==> flow/design.v <==
`timescale 1ns / 1ps
module ALU(output_data, zero, sourceA, sourceB, ALUSel);
parameter word_size = 32;
input [word_size-1:0] sourceA, sourceB;
input [2:0] ALUSel; 
output reg [word_size-1:0] output_data;
output zero;
always @(sourceA, sourceB, ALUSel) begin
	case (ALUSel)
		3'b000: output_data = sourceA + sourceB;
		3'b001: output_data = sourceA - sourceB;
		3'b010: output_data = ($signed(sourceA) < $signed(sourceB))? 1 : 0;
		3'b011: output_data = (sourceA >> sourceB);
		3'b100: output_data = (sourceA << sourceB);
		3'b101: output_data = sourceA | sourceB;
		4'b110: output_data = sourceA & sourceB;
		4'b111: output_data = sourceA ^ sourceB;
		default: output_data = 0;
	endcase
end
assign zero = (output_data == 0);
endmodule
`timescale 1ns / 1ps
module RegFile (rna,rnb,d,wn,we,clk,clrn,qa,qb);
	input 	[4:0]	rna,rnb,wn;
	input 	[31:0] 	d;
	input		we,clk,clrn;
	output 	[31:0] 	qa,qb;
	reg 	[31:0] 	register [0:31];  
	assign qa = (rna == 0)? 0 : register[rna];  
	assign qb = (rnb == 0)? 0 : register[rnb];  
	always @(posedge clk) begin
		if ((wn != 0) && (we == 1))  
			register[wn] <= d;
	end
endmodule
`timescale 1ns / 1ps
module holding_reg(output_data, input_data, write, clk, reset, resetData);
parameter word_size = 32;
input [word_size-1:0] input_data;
input [word_size-1:0] resetData;
input	write, clk, reset;
output [word_size-1:0] output_data;
reg [word_size-1:0] content;
assign output_data = content;
always @(posedge clk) begin
	if (reset) begin
		content <= resetData;
	end
	else if (write) begin
		content <= input_data;
	end
end
endmodule
`timescale 1ns / 1ps
module mux_1bit(output_data, input_data0, input_data1, select);
parameter word_size = 32;
input select;
input [word_size-1:0] input_data0, input_data1;
output reg [word_size-1:0] output_data;
always @(select or input_data0 or input_data1) begin
	case (select)
		0: output_data <= input_data0;
		1: output_data <= input_data1;
		default: output_data <= 0;
	endcase
end
endmodule
`timescale 1ns / 1ps
module mux_2bit(output_data, input_data0, input_data1, input_data2, input_data3, select);
parameter word_size = 32;
input [1:0] select;
input [word_size-1:0] input_data0, input_data1, input_data2, input_data3;
output reg [word_size-1:0] output_data;
always @(input_data0 or input_data1 or input_data2 or input_data3 or select) begin
	case (select)
		0: output_data <= input_data0;
		1: output_data <= input_data1;
		2: output_data <= input_data2;
		3: output_data <= input_data3;
		default: output_data <= 0;
	endcase
end
endmodule
`timescale 1ns / 1ps
module read_mux(output_data, input_data0, input_data1, input_data2, select);
parameter word_size = 5;
input [1:0] select;
input [word_size-1:0] input_data0, input_data1, input_data2;
output reg [word_size-1:0] output_data;
always @(select or input_data0 or input_data1 or input_data2) begin
	case (select)
		2'b00: output_data <= input_data0;
		2'b01: output_data <= input_data1;
		2'b10: output_data <= input_data2;
		default: output_data <= 0;
	endcase
end
endmodule
`timescale 1ns / 1ps
module sign_extend(input_data, output_data);
parameter word_size = 32;
parameter imm_size = 16;
input [imm_size-1:0] input_data;
output [word_size-1:0] output_data;
assign output_data = $signed(input_data);
endmodule
`timescale 1ns / 1ps
module zero_extend(input_data, output_data);
parameter word_size = 32;
parameter imm_size = 16;
input [imm_size-1:0] input_data;
output [word_size-1:0] output_data;
assign output_data = $unsigned(input_data);
endmodule
`timescale 1ns / 1ps
module sa_extend(input_data, output_data);
parameter word_size = 32;
parameter sa_size = 5;
input [sa_size-1:0] input_data;
output [word_size-1:0] output_data;
assign output_data = $unsigned(input_data);
endmodule
`timescale 1ns / 1ps
module CU(decode, clk, reset, zero, RegWre, PCWre, IRWre, ALUSrcB, ALUOp, ALUM2Reg, RegOut, DataMemRw,
     PCSrc, ExtSel, InsMemRW, WrRegData, SAExt , state, next_state, halted);
	input clk;
	input reset;
	input [5:0] decode;
	input zero;
	output reg RegWre,PCWre,IRWre,ALUSrcB,ALUM2Reg,DataMemRw,ExtSel, InsMemRW, WrRegData, SAExt;
	output reg [1:0] PCSrc;
	output reg [1:0] RegOut;
	output reg [2:0] ALUOp;
	output reg [2:0] state;
	output reg [2:0] next_state;
	output reg halted;
	parameter [2:0] sif   = 3'b000,
						 sid   = 3'b001,
						 sexe1 = 3'b110,
						 sexe2 = 3'b101,
						 sexe3 = 3'b010,
						 smem  = 3'b011,
						 swb1  = 3'b111,
						 swb2  = 3'b100;
	parameter [5:0] op_add  = 6'b000000,
						 op_sub  = 6'b000001,
						 op_addi = 6'b000010,
						 op_or   = 6'b010000,
						 op_and  = 6'b010001,
						 op_ori  = 6'b010010,
						 op_sll  = 6'b011000,
						 op_move = 6'b100000,
						 op_slt  = 6'b100111,
						 op_sw   = 6'b110000,
						 op_lw   = 6'b110001,
						 op_beq  = 6'b110100,
						 op_j    = 6'b111000,
						 op_jr   = 6'b111001,
						 op_jal  = 6'b111010,
						 op_halt = 6'b111111;
	always @(posedge clk) begin
		if (reset) begin
			state <= sif;
			halted <= 0;
		end else begin
			state <= next_state;
			if (state == sid && decode == op_halt)
				halted <= 1;
		end
	end
	always @(*) begin
		PCWre = 0;       
		IRWre = 0;       
		PCSrc = 2'b00;   
		ExtSel = 0;      
		SAExt = 0;       
		ALUSrcB = 0;     
		ALUOp = 3'b000;  
		DataMemRw = 0;   
		ALUM2Reg = 0;    
		RegOut = 2'b10;  
		RegWre = 0;      
		WrRegData = 0;   
		InsMemRW = 0;    
		next_state = state;
		if (reset) begin
			IRWre = 1;
			next_state = sif;
		end else begin
			case (state)
				sif: begin
					next_state = sid;
					IRWre = 1;
				end
				sid: begin
					case (decode)
						op_add : begin next_state = sexe1; end
						op_sub : begin next_state = sexe1; end
						op_addi: begin next_state = sexe1; ExtSel = 1; end
						op_or  : begin next_state = sexe1; end
						op_and : begin next_state = sexe1; end
						op_ori : begin next_state = sexe1; ExtSel = 1; end
						op_move: begin next_state = sexe1; end
						op_slt : begin next_state = sexe1; end
						op_sll : begin next_state = sexe1; end
						op_beq : begin next_state = sexe2; ExtSel = 1; end
						op_sw  : begin next_state = sexe3; ExtSel = 1; end
						op_lw  : begin next_state = sexe3; ExtSel = 1; end
						op_j   : begin next_state = sif; PCWre = 1; PCSrc = 2'b11; end
						op_jal : begin next_state = sif; PCWre = 1; PCSrc = 2'b11; RegOut = 2'b00; RegWre = 1; end
						op_jr  : begin next_state = sif; PCWre = 1; PCSrc = 2'b10; end
						op_halt: begin next_state = sif; end
						default: ;
					endcase
				end
				sexe1: begin
					next_state = swb1;
					WrRegData = 1;
					case (decode)
						op_add :begin ALUOp = 3'b000; end
						op_sub :begin ALUOp = 3'b001; end
						op_addi:begin ALUOp = 3'b000; ALUSrcB = 1; end
						op_or  :begin ALUOp = 3'b101; end
						op_and :begin ALUOp = 3'b110; end
						op_ori :begin ALUOp = 3'b101; ALUSrcB = 1; end
						op_move:begin ALUOp = 3'b000; end
						op_slt :begin ALUOp = 3'b010; end
						op_sll :begin ALUOp = 3'b100; ALUSrcB = 1; SAExt = 1; end
						default: ;
					endcase
				end
				sexe2: begin
					next_state = sif;
					ALUOp = 3'b001;
					PCWre = 1;
					PCSrc = zero ? 2'b01 : 2'b00;
				end
				sexe3: begin
					case (decode)
						op_sw  : begin next_state = smem; ALUOp = 3'b000; ALUSrcB = 1; end
						op_lw  : begin next_state = smem; ALUOp = 3'b000; ALUSrcB = 1; end
						default: ;
					endcase
				end
				smem: begin
					case (decode)
						op_sw  : begin next_state = sif; DataMemRw = 1; PCWre = 1; end
						op_lw  : begin next_state = swb2; ALUM2Reg = 1; end
						default: ;
					endcase
				end
				swb1: begin
					next_state = sif;
					PCWre = 1;
					WrRegData = 1;
					RegWre = 1;
					case (decode)
						op_add : begin RegOut = 2'b10; end
						op_sub : begin RegOut = 2'b10; end
						op_addi: begin RegOut = 2'b01; end
						op_or  : begin RegOut = 2'b10; end
						op_and : begin RegOut = 2'b10; end
						op_ori : begin RegOut = 2'b01; end
						op_move: begin RegOut = 2'b10; end
						op_slt : begin RegOut = 2'b10; end
						op_sll : begin RegOut = 2'b10; end
						default: ;
					endcase
				end
				swb2: begin
					next_state = sif;
					PCWre = 1;
					WrRegData = 1;
					RegWre = 1;
					RegOut = 2'b01;
				end
			endcase
		end
	end
endmodule
`timescale 1ns / 1ps
module DataPath(decode, clk, reset, zero, RegWre, PCWre, IRWre, ALUSrcB, ALUOp, ALUM2Reg, RegOut, DataMemRw,
     PCSrc, ExtSel, InsMemRW, WrRegData, SAExt, initPC, PCout,
     IMout, DMout, DAddr, DWData, DWe);
	input clk;
	input reset;
	output [5:0] decode;
	output zero;
	input RegWre,PCWre,ALUSrcB,ALUM2Reg,DataMemRw,ExtSel, InsMemRW, IRWre, WrRegData, SAExt;
	input [1:0] PCSrc;
	input [1:0] RegOut;
	input [2:0] ALUOp;
	input [31:0] initPC;
	input [31:0] IMout;       
	input [31:0] DMout;       
	output [31:0] DAddr;
	output [31:0] DWData;
	output DWe;
	parameter word_size = 32;
	parameter zero32 = 32'h0000;
	wire [word_size-1:0] PCin; 
	output [word_size-1:0] PCout;
	wire [word_size-1:0] IRout;
	wire [word_size-1:0] MDRout;
	wire [word_size-1:0] MDRin;
	wire [word_size-1:0] immZE, immSE, saSAE;
	wire [4:0] write_address;
	wire [word_size-1:0] write_data;
	wire [word_size-1:0] read_data_1, read_data_2;
	wire [word_size-1:0] Aout, Bout;
	wire [word_size-1:0] top_extend_wire;
	wire [word_size-1:0] origin_extend_wire;
	wire [word_size-1:0]	sourceB;
	wire [word_size-1:0] ALU_wire;
	wire [word_size-1:0] ALUOut_wire;
	wire [15:0] immediate;
	wire [4:0] rs, rt, rd, sa;
	wire [25:0] j_address;
	assign decode = IRout[31:26];
	assign immediate = IRout[15:0];
	assign rs = IRout[25:21];
	assign rt = IRout[20:16];
	assign rd = IRout[15:11];
	assign sa = IRout[10:6];
	assign j_address[25:0] = IRout[25:0];
	assign DAddr = ALUOut_wire;
	assign DWData = Bout;
	assign DWe = DataMemRw;
	RegFile		RF(rs, rt, write_data, write_address, RegWre,
						clk, 1'b1, read_data_1, read_data_2);
	holding_reg IR(IRout, IMout, IRWre, clk, reset, zero32);
	holding_reg	A(Aout, read_data_1, 1'b1, clk, reset, zero32);
	holding_reg B(Bout, read_data_2, 1'b1, clk, reset, zero32);
	holding_reg	ALUOut(ALUOut_wire, ALU_wire, 1'b1, clk, reset, zero32);
	holding_reg MDR(MDRout, MDRin, 1'b1, clk, reset, zero32);
	zero_extend	ZE(immediate, immZE);
	sign_extend SE(immediate, immSE);
	sa_extend   SAE(sa, saSAE);
	mux_1bit extend_mux(origin_extend_wire, immZE, immSE, ExtSel);
	mux_1bit sa_extend_mux(top_extend_wire, origin_extend_wire, saSAE,  SAExt);
	read_mux	read_sel_mux(write_address, 5'b11111, rt, rd, RegOut); 
	mux_1bit write_data_mux(write_data,PCout+4, MDRout,  WrRegData);
	mux_1bit ALUSrcB_mux(sourceB, Bout, top_extend_wire, ALUSrcB);
	mux_1bit ALUM2Reg_mux(MDRin, ALU_wire, DMout, ALUM2Reg);
	wire [31:0] jump_address;
	assign jump_address[31:28] = PCout[31:28];
	assign jump_address[27:2] = j_address[25:0];
	assign jump_address[1:0] = 2'b00;
	mux_2bit	PC_mux(PCin,
						 PCout+4,        
						 PCout+4+(immSE<<2),  
						 read_data_1,    
						 jump_address,  
						 PCSrc);
	holding_reg	PC(PCout, PCin, PCWre, clk, reset, initPC);
	ALU	mainALU(ALU_wire, zero, Aout, sourceB, ALUOp);
endmodule
`timescale 1ns / 1ps
module CPU(clk, reset, initPC,
			  imem_addr, imem_rdata,
			  dmem_addr, dmem_wdata, dmem_we, dmem_rdata,
			  halted);
	input clk, reset;
	input [31:0] initPC;
	output [31:0] imem_addr;
	input  [31:0] imem_rdata;
	output [31:0] dmem_addr;
	output [31:0] dmem_wdata;
	output dmem_we;
	input  [31:0] dmem_rdata;
	output halted;
	wire [5:0] decode;
	wire zero, RegWre,PCWre,ALUSrcB,ALUM2Reg,DataMemRw,ExtSel, InsMemRW, IRWre, WrRegData, SAExt;
	wire [1:0] PCSrc;
	wire [1:0] RegOut;
	wire [2:0] ALUOp;
	wire [2:0] state, next_state;
	wire [31:0] PCout;
	assign imem_addr = PCout;
	CU _CU(decode, clk, reset, zero, RegWre, PCWre, IRWre, ALUSrcB, ALUOp, ALUM2Reg, RegOut, DataMemRw,
     PCSrc, ExtSel, InsMemRW, WrRegData, SAExt, state, next_state, halted);
	DataPath _DataPath(decode, clk, reset, zero, RegWre, PCWre, IRWre, ALUSrcB, ALUOp, ALUM2Reg, RegOut, DataMemRw,
     PCSrc, ExtSel, InsMemRW, WrRegData, SAExt, initPC, PCout,
     imem_rdata, dmem_rdata, dmem_addr, dmem_wdata, dmem_we);
endmodule
Ticket comment

Step by step through the tools: CPU
Module CPU before and after one edit of its RTL, step after step.
"unedited" refers to lines of the RTL above, "edited" to lines of the edited file.
"difference" is "edited" less "unedited", of the values as shown; "relative change" is that difference over "unedited", in percent.
Operators: Yosys type, input widths -> output width; for muxes data width and select width s.
Cell names lack the library's common part.
The mark -- stands for no value.
Set-up
  top module: CPU
  clock port: clk
  cell library: sky130hd
  library corner: tt_025C_1v80

Edit of the RTL
Unified diff, file above to edited file.
This change comes from a script, not from a designer. The edited design behaves differently; no optimisation was intended.
begin of diff
@@ -342,5 +342,8 @@
 	read_mux	read_sel_mux(write_address, 5'b11111, rt, rd, RegOut); 
 	mux_1bit write_data_mux(write_data,PCout+4, MDRout,  WrRegData);
-	mux_1bit ALUSrcB_mux(sourceB, Bout, top_extend_wire, ALUSrcB);
+	wire [word_size-1:0] sourceB_p, sourceB_n;
+	mux_1bit ALUSrcB_mux(sourceB_p, Bout, top_extend_wire, ALUSrcB);
+	mux_1bit ALUSrcB_mux_x (sourceB_n, ~Bout, top_extend_wire, ALUSrcB);
+	assign sourceB = sourceB_p ^ sourceB_n;
 	mux_1bit ALUM2Reg_mux(MDRin, ALU_wire, DMout, ALUM2Reg);
 	wire [31:0] jump_address;
end of diff

Word-level counts
Yosys after proc, flatten, opt, wreduce and memory -nomap, before mapping. Print and check cells are not counted. Equal cells are merged and count once.
Memory sizes are those after Yosys's memory passes, which may raise the word count (mostly to a power of two), join words into wider ones and drop unused or constant bits.
Bit counts
  output and inout port bits: unedited 98, edited 98, difference 0, relative change 0.00%
  register bits: unedited 164, edited 164, difference 0, relative change 0.00%
  memory bits (writable): unedited 1024, edited 1024, difference 0, relative change 0.00%
  input port bits: unedited 98, edited 98, difference 0, relative change 0.00%
  clocked read ports x word width: unedited 64, edited 64, difference 0, relative change 0.00%
  word-level cells: unedited 157, edited 160, difference +3, relative change +1.91%
  memories: unedited 1, edited 1, difference 0, relative change 0.00%
Memories
  words x width with read and write ports: unedited _DataPath.RF.register 32x32 r2 w1, edited _DataPath.RF.register 32x32 r2 w1
Operators by class
  mux-type cells: unedited 58, edited 59, difference +1, relative change +1.72%
  eq/ne operators: unedited 38, edited 38, difference 0, relative change 0.00%
  shifts and indexed selects: unedited 2, edited 2, difference 0, relative change 0.00%
  magnitude comparators: unedited 1, edited 1, difference 0, relative change 0.00%
  reductions and logical operators: unedited 37, edited 37, difference 0, relative change 0.00%
  bitwise gates (word level): unedited 8, edited 10, difference +2, relative change +25.00%
  $add $sub $neg: unedited 4, edited 4, difference 0, relative change 0.00%
Operators with widths
  $pmux 32 s2: unedited 5, edited 6, difference +1, relative change +20.00%
  $xor 32x32->32: unedited 1, edited 2, difference +1, relative change +100.00%
  $not 32->32: unedited 0, edited 1, difference +1
  $mux 1: unedited 20, edited 20, difference 0, relative change 0.00%
  $eq 6x6->1 const B: unedited 9, edited 9, difference 0, relative change 0.00%
  $eq 3x3->1 const B: unedited 8, edited 8, difference 0, relative change 0.00%
  $pmux 1 s2: unedited 6, edited 6, difference 0, relative change 0.00%
  $reduce_or 2->1: unedited 6, edited 6, difference 0, relative change 0.00%
  $not 1->1: unedited 5, edited 5, difference 0, relative change 0.00%
  $reduce_or 3->1: unedited 5, edited 5, difference 0, relative change 0.00%
  $eq 3x2->1 const B: unedited 4, edited 4, difference 0, relative change 0.00%
  $eq 6x5->1 const B: unedited 4, edited 4, difference 0, relative change 0.00%
  $mux 2: unedited 4, edited 4, difference 0, relative change 0.00%
  $mux 32: unedited 4, edited 4, difference 0, relative change 0.00%
  $reduce_or 7->1: unedited 4, edited 4, difference 0, relative change 0.00%
  $eq 2x2->1 const B: unedited 3, edited 3, difference 0, relative change 0.00%
  $mux 5: unedited 3, edited 3, difference 0, relative change 0.00%
  $reduce_or 5->1: unedited 3, edited 3, difference 0, relative change 0.00%
  $reduce_or 6->1: unedited 3, edited 3, difference 0, relative change 0.00%
  $add 32x32->32: unedited 2, edited 2, difference 0, relative change 0.00%
  $eq 2x1->1 const B: unedited 2, edited 2, difference 0, relative change 0.00%
  $eq 3x1->1 const B: unedited 2, edited 2, difference 0, relative change 0.00%
  $logic_and 1x1->1: unedited 2, edited 2, difference 0, relative change 0.00%
  $logic_not 2->1: unedited 2, edited 2, difference 0, relative change 0.00%
  $logic_not 3->1: unedited 2, edited 2, difference 0, relative change 0.00%
  $logic_not 5->1: unedited 2, edited 2, difference 0, relative change 0.00%
  $mux 3: unedited 2, edited 2, difference 0, relative change 0.00%
  $ne 2x2->1 const B: unedited 2, edited 2, difference 0, relative change 0.00%
Not every row of either side is listed.

Logic depth
Yosys ltp: most cells in a row. Word level: on the elaborated netlist, between registers, memories and ports. Mapped: between sequential cells and ports; inverters and the memories' decode and read muxes count.
Logic depth
  word-level depth: unedited 20, edited 21, difference +1, relative change +5.00%
  ABC_AREA: unedited 0, edited 0
  mapped depth: unedited 31, edited 26, difference -5, relative change -16.13%
  gate-level depth less buffers: unedited 23, edited 23, difference 0, relative change 0.00%

After synthesis
Yosys stat after the flow's synthesis: flattened, memories mapped to cells. It holds for the ABC_AREA given above (unset counts as 0); a run with the other value may have another netlist.
Cells by type
  nand2_1: unedited 309, edited 217, difference -92, relative change -29.77%
  mux2i_1: unedited 154, edited 103, difference -51, relative change -33.12%
  clkbuf_1: unedited 229, edited 184, difference -45, relative change -19.65%
  nand3_1: unedited 89, edited 45, difference -44, relative change -49.44%
  nor3_1: unedited 102, edited 67, difference -35, relative change -34.31%
  a21oi_1: unedited 245, edited 211, difference -34, relative change -13.88%
  mux4_2: unedited 536, edited 564, difference +28, relative change +5.22%
  buf_1: unedited 64, edited 92, difference +28, relative change +43.75%
  a21o_1: unedited 30, edited 58, difference +28, relative change +93.33%
  nor2_1: unedited 301, edited 326, difference +25, relative change +8.31%
  and2_1: unedited 43, edited 23, difference -20, relative change -46.51%
  nand2b_1: unedited 38, edited 19, difference -19, relative change -50.00%
  ha_1: unedited 136, edited 119, difference -17, relative change -12.50%
  xnor2_1: unedited 58, edited 42, difference -16, relative change -27.59%
  and3_1: unedited 32, edited 16, difference -16, relative change -50.00%
  inv_1: unedited 143, edited 128, difference -15, relative change -10.49%
  mux2_2: unedited 88, edited 73, difference -15, relative change -17.05%
  a211oi_1: unedited 44, edited 57, difference +13, relative change +29.55%
Not every row of either side is listed.
Synthesis totals
  mapped cells: unedited 4565, edited 4214, difference -351, relative change -7.69%
  chip area (Yosys) (um2): unedited 64600.7, edited 62856.5, difference -1744.2, relative change -2.70%
  flip-flops: unedited 1230, edited 1230, difference 0, relative change 0.00%
  sequential part of the area (um2): unedited 35193.8, edited 35193.8, difference 0.0, relative change 0.00%
  buffers: unedited 310, edited 291, difference -19, relative change -6.13%
By module: a second synthesis without flattening, with its own total; a netlist apart from the flattened one above.
Second synthesis, totals
  cell total of the unflattened synthesis: unedited 4916, edited 5016, difference +100, relative change +2.03%
  area (unflattened synthesis) (um2): unedited 73018.8, edited 73963.4, difference +944.6, relative change +1.29%
Each row is one instance without its submodules.
By module, unedited
  RegFile: sequential area 30749.5 um2, cells 2400, instances 1, area 47013.8 um2
  ALU: sequential area 0.0 um2, cells 1349, instances 1, area 9626.7 um2
  holding_reg: sequential area 960.9 um2, cells 69, instances 6, area 1507.7 um2
  mux_1bit: sequential area 0.0 um2, cells 36, instances 5, area 544.3 um2
  DataPath: sequential area 0.0 um2, cells 306, instances 1, area 2154.6 um2
  mux_2bit: sequential area 0.0 um2, cells 39, instances 1, area 814.5 um2
  CU: sequential area 80.1 um2, cells 118, instances 1, area 798.3 um2
  sa_extend: sequential area 0.0 um2, cells 33, instances 1, area 244.0 um2
  zero_extend: sequential area 0.0 um2, cells 33, instances 1, area 244.0 um2
  sign_extend: sequential area 0.0 um2, cells 32, instances 1, area 240.2 um2
  read_mux: sequential area 0.0 um2, cells 12, instances 1, area 115.1 um2
  CPU: sequential area 0.0 um2, cells 0, instances 1, area 0.0 um2
By module, edited
  RegFile: sequential area 30749.5 um2, cells 2400, instances 1, area 47013.8 um2
  ALU: sequential area 0.0 um2, cells 1349, instances 1, area 9626.7 um2
  holding_reg: sequential area 960.9 um2, cells 69, instances 6, area 1507.7 um2
  mux_1bit: sequential area 0.0 um2, cells 36, instances 6, area 544.3 um2
  DataPath: sequential area 0.0 um2, cells 370, instances 1, area 2555.0 um2
  mux_2bit: sequential area 0.0 um2, cells 39, instances 1, area 814.5 um2
  CU: sequential area 80.1 um2, cells 118, instances 1, area 798.3 um2
  sa_extend: sequential area 0.0 um2, cells 33, instances 1, area 244.0 um2
  zero_extend: sequential area 0.0 um2, cells 33, instances 1, area 244.0 um2
  sign_extend: sequential area 0.0 um2, cells 32, instances 1, area 240.2 um2
  read_mux: sequential area 0.0 um2, cells 12, instances 1, area 115.1 um2
  CPU: sequential area 0.0 um2, cells 0, instances 1, area 0.0 um2

Worst setup path after synthesis
Source: OpenSTA report_checks on the synthesized netlist (no wires, ideal clock, input and output delay 20% of the period each), path of least setup slack; recovery checks are left aside. Register names are those of the netlist, which keeps one name where synthesis merged equal registers.
Timing path after synthesis
  path kind: unedited input-to-reg, edited input-to-reg
  start point: unedited input port reset, edited input port reset
  end point: unedited register _DataPath.PC.content[28], edited register _DataPath.PC.content[24]
  arrival time (ps): unedited 8710, edited 7147, difference -1563, relative change -17.94%
  delay of the path (ps): unedited 6971, edited 5411, difference -1560, relative change -22.38%
  time at the first pin (ps): unedited 2000, edited 2000, difference 0, relative change 0.00%
  setup time (ps): unedited 261, edited 264, difference +3
  clock period (ps): unedited 10000, edited 10000, difference 0, relative change 0.00%
  slack (ps): unedited 1030, edited 2589, difference +1559
  stages: unedited 27, edited 23, difference -4, relative change -14.81%
  required time (ps): unedited 9739, edited 9736, difference -3, relative change -0.03%
  synthesis period reached (ps): unedited 8970, edited 7411, difference -1559, relative change -17.38%
"delay of the path" = arrival - input delay + setup time.
"stages": output pins that drive a net of the path, with the launching flip-flop's if there is one; two outputs of one cell count as two.
"synthesis period reached" = period - worst setup slack (recovery checks aside). The figure is calculated, with input and output delays left at 20% of the set period.
The rows between start and end are the longest chain of elaborated cells between them; the timing report does not say that the signal goes this way. Where chains are equally long, one stands for them.
A line is the first line of the expression or statement that the cell stems from. Yosys adds cells for indexed reads and writes and turns some case tables into memories.
unedited: Ways into the end's enable are left out, as the timed path ends at the data pin.
Between the ends, after synthesis, unedited
  cells stage by stage: or4_1 clkbuf_1 nor4_4 mux2i_1 a21oi_2 inv_2 buf_4 clkbuf_1 buf_1 ha_1 clkbuf_1 or2_2 a221oi_1 nor3_1 o2111ai_1 nand4b_1 a2111oi_0 o21ai_0 a31oi_1 and4_1 o2111ai_1 or4_1 nor4_4 or2_1 buf_4 mux2i_1 a221o_1
  cells in the longest elaborated chain: 16
Ends and longest elaborated chain, after synthesis, unedited
  from (decl): RTL line 364  | input clk, reset;
  $mux 1: RTL line 187  | if (reset) begin
  $not 1->1: RTL line 62  | case (select)
  $pmux 32 s2 (3 in a row): RTL line 62
  $lt 32x32->1: RTL line 12  | 3'b010: output_data = ($signed(sourceA) < $signed(sourceB))? 1 : 0;
  $mux 1: RTL line 12
  $pmux 32 s8: RTL line 9  | case (ALUSel)
  $logic_not 32->1: RTL line 21  | assign zero = (output_data == 0);
  $mux 1: RTL line 237  | PCSrc = zero ? 2'b01 : 2'b00;
  $pmux 2 s3: RTL line 191  | case (state)
  $mux 2: RTL line 187
  $eq 2x2->1: RTL line 76  | case (select)
  $pmux 32 s4: RTL line 76
  $mux 32: RTL line 50  | else if (write) begin
  $mux 32: RTL line 47  | if (reset) begin
  to (assign): RTL line 48  | content <= resetData;
  to (assign): RTL line 51  | content <= input_data;
  to (decl): RTL line 44  | reg [word_size-1:0] content;
edited: Ways into the end's enable are left out, as the timed path ends at the data pin.
Between the ends, after synthesis, edited
  cells stage by stage: clkbuf_1 buf_1 clkbuf_1 buf_1 a21o_1 ha_1 fa_1 a211oi_1 o21ai_0 a31oi_1 nor4_1 o311ai_0 nand2_1 a221o_1 o32ai_2 and2_1 nand3_1 or4_1 or4_1 buf_2 buf_2 mux2i_1 a21oi_1
  cells in the longest elaborated chain: 17
Ends and longest elaborated chain, after synthesis, edited
  from (decl): RTL line 367  | input clk, reset;
  $mux 1: RTL line 187  | if (reset) begin
  $not 1->1: RTL line 62  | case (select)
  $pmux 32 s2 (3 in a row): RTL line 62
  $xor 32x32->32: RTL line 347  | assign sourceB = sourceB_p ^ sourceB_n;
  $lt 32x32->1: RTL line 12  | 3'b010: output_data = ($signed(sourceA) < $signed(sourceB))? 1 : 0;
  $mux 1: RTL line 12
  $pmux 32 s8: RTL line 9  | case (ALUSel)
  $logic_not 32->1: RTL line 21  | assign zero = (output_data == 0);
  $mux 1: RTL line 237  | PCSrc = zero ? 2'b01 : 2'b00;
  $pmux 2 s3: RTL line 191  | case (state)
  $mux 2: RTL line 187
  $eq 2x2->1: RTL line 76  | case (select)
  $pmux 32 s4: RTL line 76
  $mux 32: RTL line 50  | else if (write) begin
  $mux 32: RTL line 47  | if (reset) begin
  to (assign): RTL line 48  | content <= resetData;
  to (assign): RTL line 51  | content <= input_data;
  to (decl): RTL line 44  | reg [word_size-1:0] content;

Path in the finished layout
Path of least setup slack in the final report of the runs of set A (OpenROAD, finished layout, wires in). Where an end is a register, its clock arrival counts in the times.
The report prints the path's times to 10 ps; the period is as set.
Timing path post-layout
  path kind: unedited input-to-reg, edited reg-to-reg
  start point: unedited input port reset, edited register _DataPath.IR.content[27]
  end point: unedited register _DataPath.PC.content[3], edited register _DataPath.PC.content[5]
  arrival time (ps): unedited 8730, edited 8140, difference -590, relative change -6.76%
  required time (ps): unedited 9620, edited 9550, difference -70, relative change -0.73%
  clock period (ps): unedited 9050, edited 9050, difference 0, relative change 0.00%
  slack (ps): unedited 890, edited 1410, difference +520
  stages: unedited 29, edited 22, difference -7, relative change -24.14%
  setup time (ps): unedited 240, edited 280, difference +40
  time at the first pin (ps): unedited 1810, edited 780, difference -1030, relative change -56.91%
The rows between start and end are the longest chain of elaborated cells between them; the timing report does not say that the signal goes this way. Where chains are equally long, one stands for them.
unedited: Ways into the end's enable are left out, as the timed path ends at the data pin.
Between the ends, post-layout, unedited
  cells stage by stage: buf_6 buf_4 nor2b_1 and3_1 nor2_4 buf_4 nand2_1 nand2_1 inv_1 ha_1 buf_4 nor3b_1 nor4_1 o311a_1 o21ai_0 nand4b_1 a2111oi_0 buf_4 or4b_2 a41o_1 nand4_1 nor4_1 nand4_1 nor4_4 buf_12 nor2_2 buf_4 a31oi_1 o31a_1
  cells in the longest elaborated chain: 16
Ends and longest elaborated chain, post-layout, unedited
  from (decl): RTL line 364  | input clk, reset;
  $mux 1: RTL line 187  | if (reset) begin
  $not 1->1: RTL line 62  | case (select)
  $pmux 32 s2 (3 in a row): RTL line 62
  $lt 32x32->1: RTL line 12  | 3'b010: output_data = ($signed(sourceA) < $signed(sourceB))? 1 : 0;
  $mux 1: RTL line 12
  $pmux 32 s8: RTL line 9  | case (ALUSel)
  $logic_not 32->1: RTL line 21  | assign zero = (output_data == 0);
  $mux 1: RTL line 237  | PCSrc = zero ? 2'b01 : 2'b00;
  $pmux 2 s3: RTL line 191  | case (state)
  $mux 2: RTL line 187
  $eq 2x2->1: RTL line 76  | case (select)
  $pmux 32 s4: RTL line 76
  $mux 32: RTL line 50  | else if (write) begin
  $mux 32: RTL line 47  | if (reset) begin
  to (assign): RTL line 48  | content <= resetData;
  to (assign): RTL line 51  | content <= input_data;
  to (decl): RTL line 44  | reg [word_size-1:0] content;
edited: Ways into the end's enable are left out, as the timed path ends at the data pin.
Between the ends, post-layout, edited
  cells stage by stage: dfxtp_1 and3b_1 o2111ai_2 a21o_1 buf_4 inv_1 ha_1 inv_1 o21bai_1 a21oi_1 a211oi_1 nor3_1 o21bai_1 xnor2_1 a221oi_1 nand3_1 or4_4 nor4_2 buf_4 or2_0 o2111a_1 o31ai_2
  cells in the longest elaborated chain: 21
Ends and longest elaborated chain, post-layout, edited
  from (decl): RTL line 44  | reg [word_size-1:0] content;
  from (assign): RTL line 48  | content <= resetData;
  from (assign): RTL line 51  | content <= input_data;
  $eq 6x6->1: RTL line 197  | case (decode)
  $reduce_or 5->1
  $mux 1: RTL line 197
  $pmux 1 s2: RTL line 191  | case (state)
  $mux 1: RTL line 187  | if (reset) begin
  $not 1->1: RTL line 62  | case (select)
  $pmux 32 s2 (3 in a row): RTL line 62
  [... 5 more ...]
  $mux 1: RTL line 237  | PCSrc = zero ? 2'b01 : 2'b00;
  $pmux 2 s3: RTL line 191
  $mux 2: RTL line 187
  $eq 2x2->1: RTL line 76  | case (select)
  $pmux 32 s4: RTL line 76
  $mux 32: RTL line 50  | else if (write) begin
  $mux 32: RTL line 47  | if (reset) begin
  to (assign): RTL line 48
  to (assign): RTL line 51
  to (decl): RTL line 44

Measured runs
Runs of the flow (Yosys, OpenROAD) on both versions; the two runs of a pair have the same settings. The constraints put input and output delay at 20% of the set period each and load the outputs with 0.01 pF.
Flow settings, set A
  CORE_UTILIZATION: 40
  period_ns: 9.05
  CAP_MARGIN: 20
  CORE_MARGIN: 2
  SLEW_MARGIN: 20
Final reports, set A
  lowest setup slack (ps): unedited 887, edited 1414, difference +527
  standard-cell area of the final layout (um2): unedited 74941.9, edited 72440.7, difference -2501.2, relative change -3.34%
  total negative setup slack (ps): unedited 0, edited 0, difference 0
  worst-case hold slack (ps): unedited 507, edited 505, difference -2
  full die area (um2): unedited 164730.0, edited 160328.0, difference -4402.0, relative change -2.67%
  Yosys chip area after synthesis (um2): unedited 64600.7, edited 62856.5, difference -1744.2, relative change -2.70%
  power consumption (mW): unedited 16.299, edited 15.678, difference -0.621, relative change -3.81%
  utilization: unedited 0.467, edited 0.464, difference -0.003
  period reached (ps): unedited 8163, edited 7636, difference -527, relative change -6.46%
Flow settings, set B
  CELL_PAD_IN_SITES_GLOBAL_PLACEMENT: 3
  CORE_ASPECT_RATIO: 1.56
  CORE_UTILIZATION: 42
  CTS_CLUSTER_DIAMETER: 355
  PLACE_DENSITY: 0.95
  SETUP_SLACK_MARGIN: 0.31
  period_ns: 6.07
  CAP_MARGIN: 20
  CORE_MARGIN: 2
  SLEW_MARGIN: 20
Final reports, set B
  lowest setup slack (ps): unedited -496, edited 33, difference +529
  standard-cell area of the final layout (um2): unedited 78868.1, edited 75638.8, difference -3229.3, relative change -4.09%
  total negative setup slack (ps): unedited -14120, edited 0, difference +14120
  worst-case hold slack (ps): unedited 507, edited 491, difference -16
  full die area (um2): unedited 157041.0, edited 152847.0, difference -4194.0, relative change -2.67%
  Yosys chip area after synthesis (um2): unedited 64600.7, edited 62856.5, difference -1744.2, relative change -2.70%
  power consumption (mW): unedited 23.898, edited 23.478, difference -0.420, relative change -1.76%
  utilization: unedited 0.517, edited 0.508, difference -0.009
  period reached (ps): unedited 6566, edited 6037, difference -529, relative change -8.06%
"period reached" = clock period - worst setup slack. The figure is calculated, with input and output delays left at 20% of the set period.
"power consumption": no workload was simulated; the value follows from the tool's default switching activity.
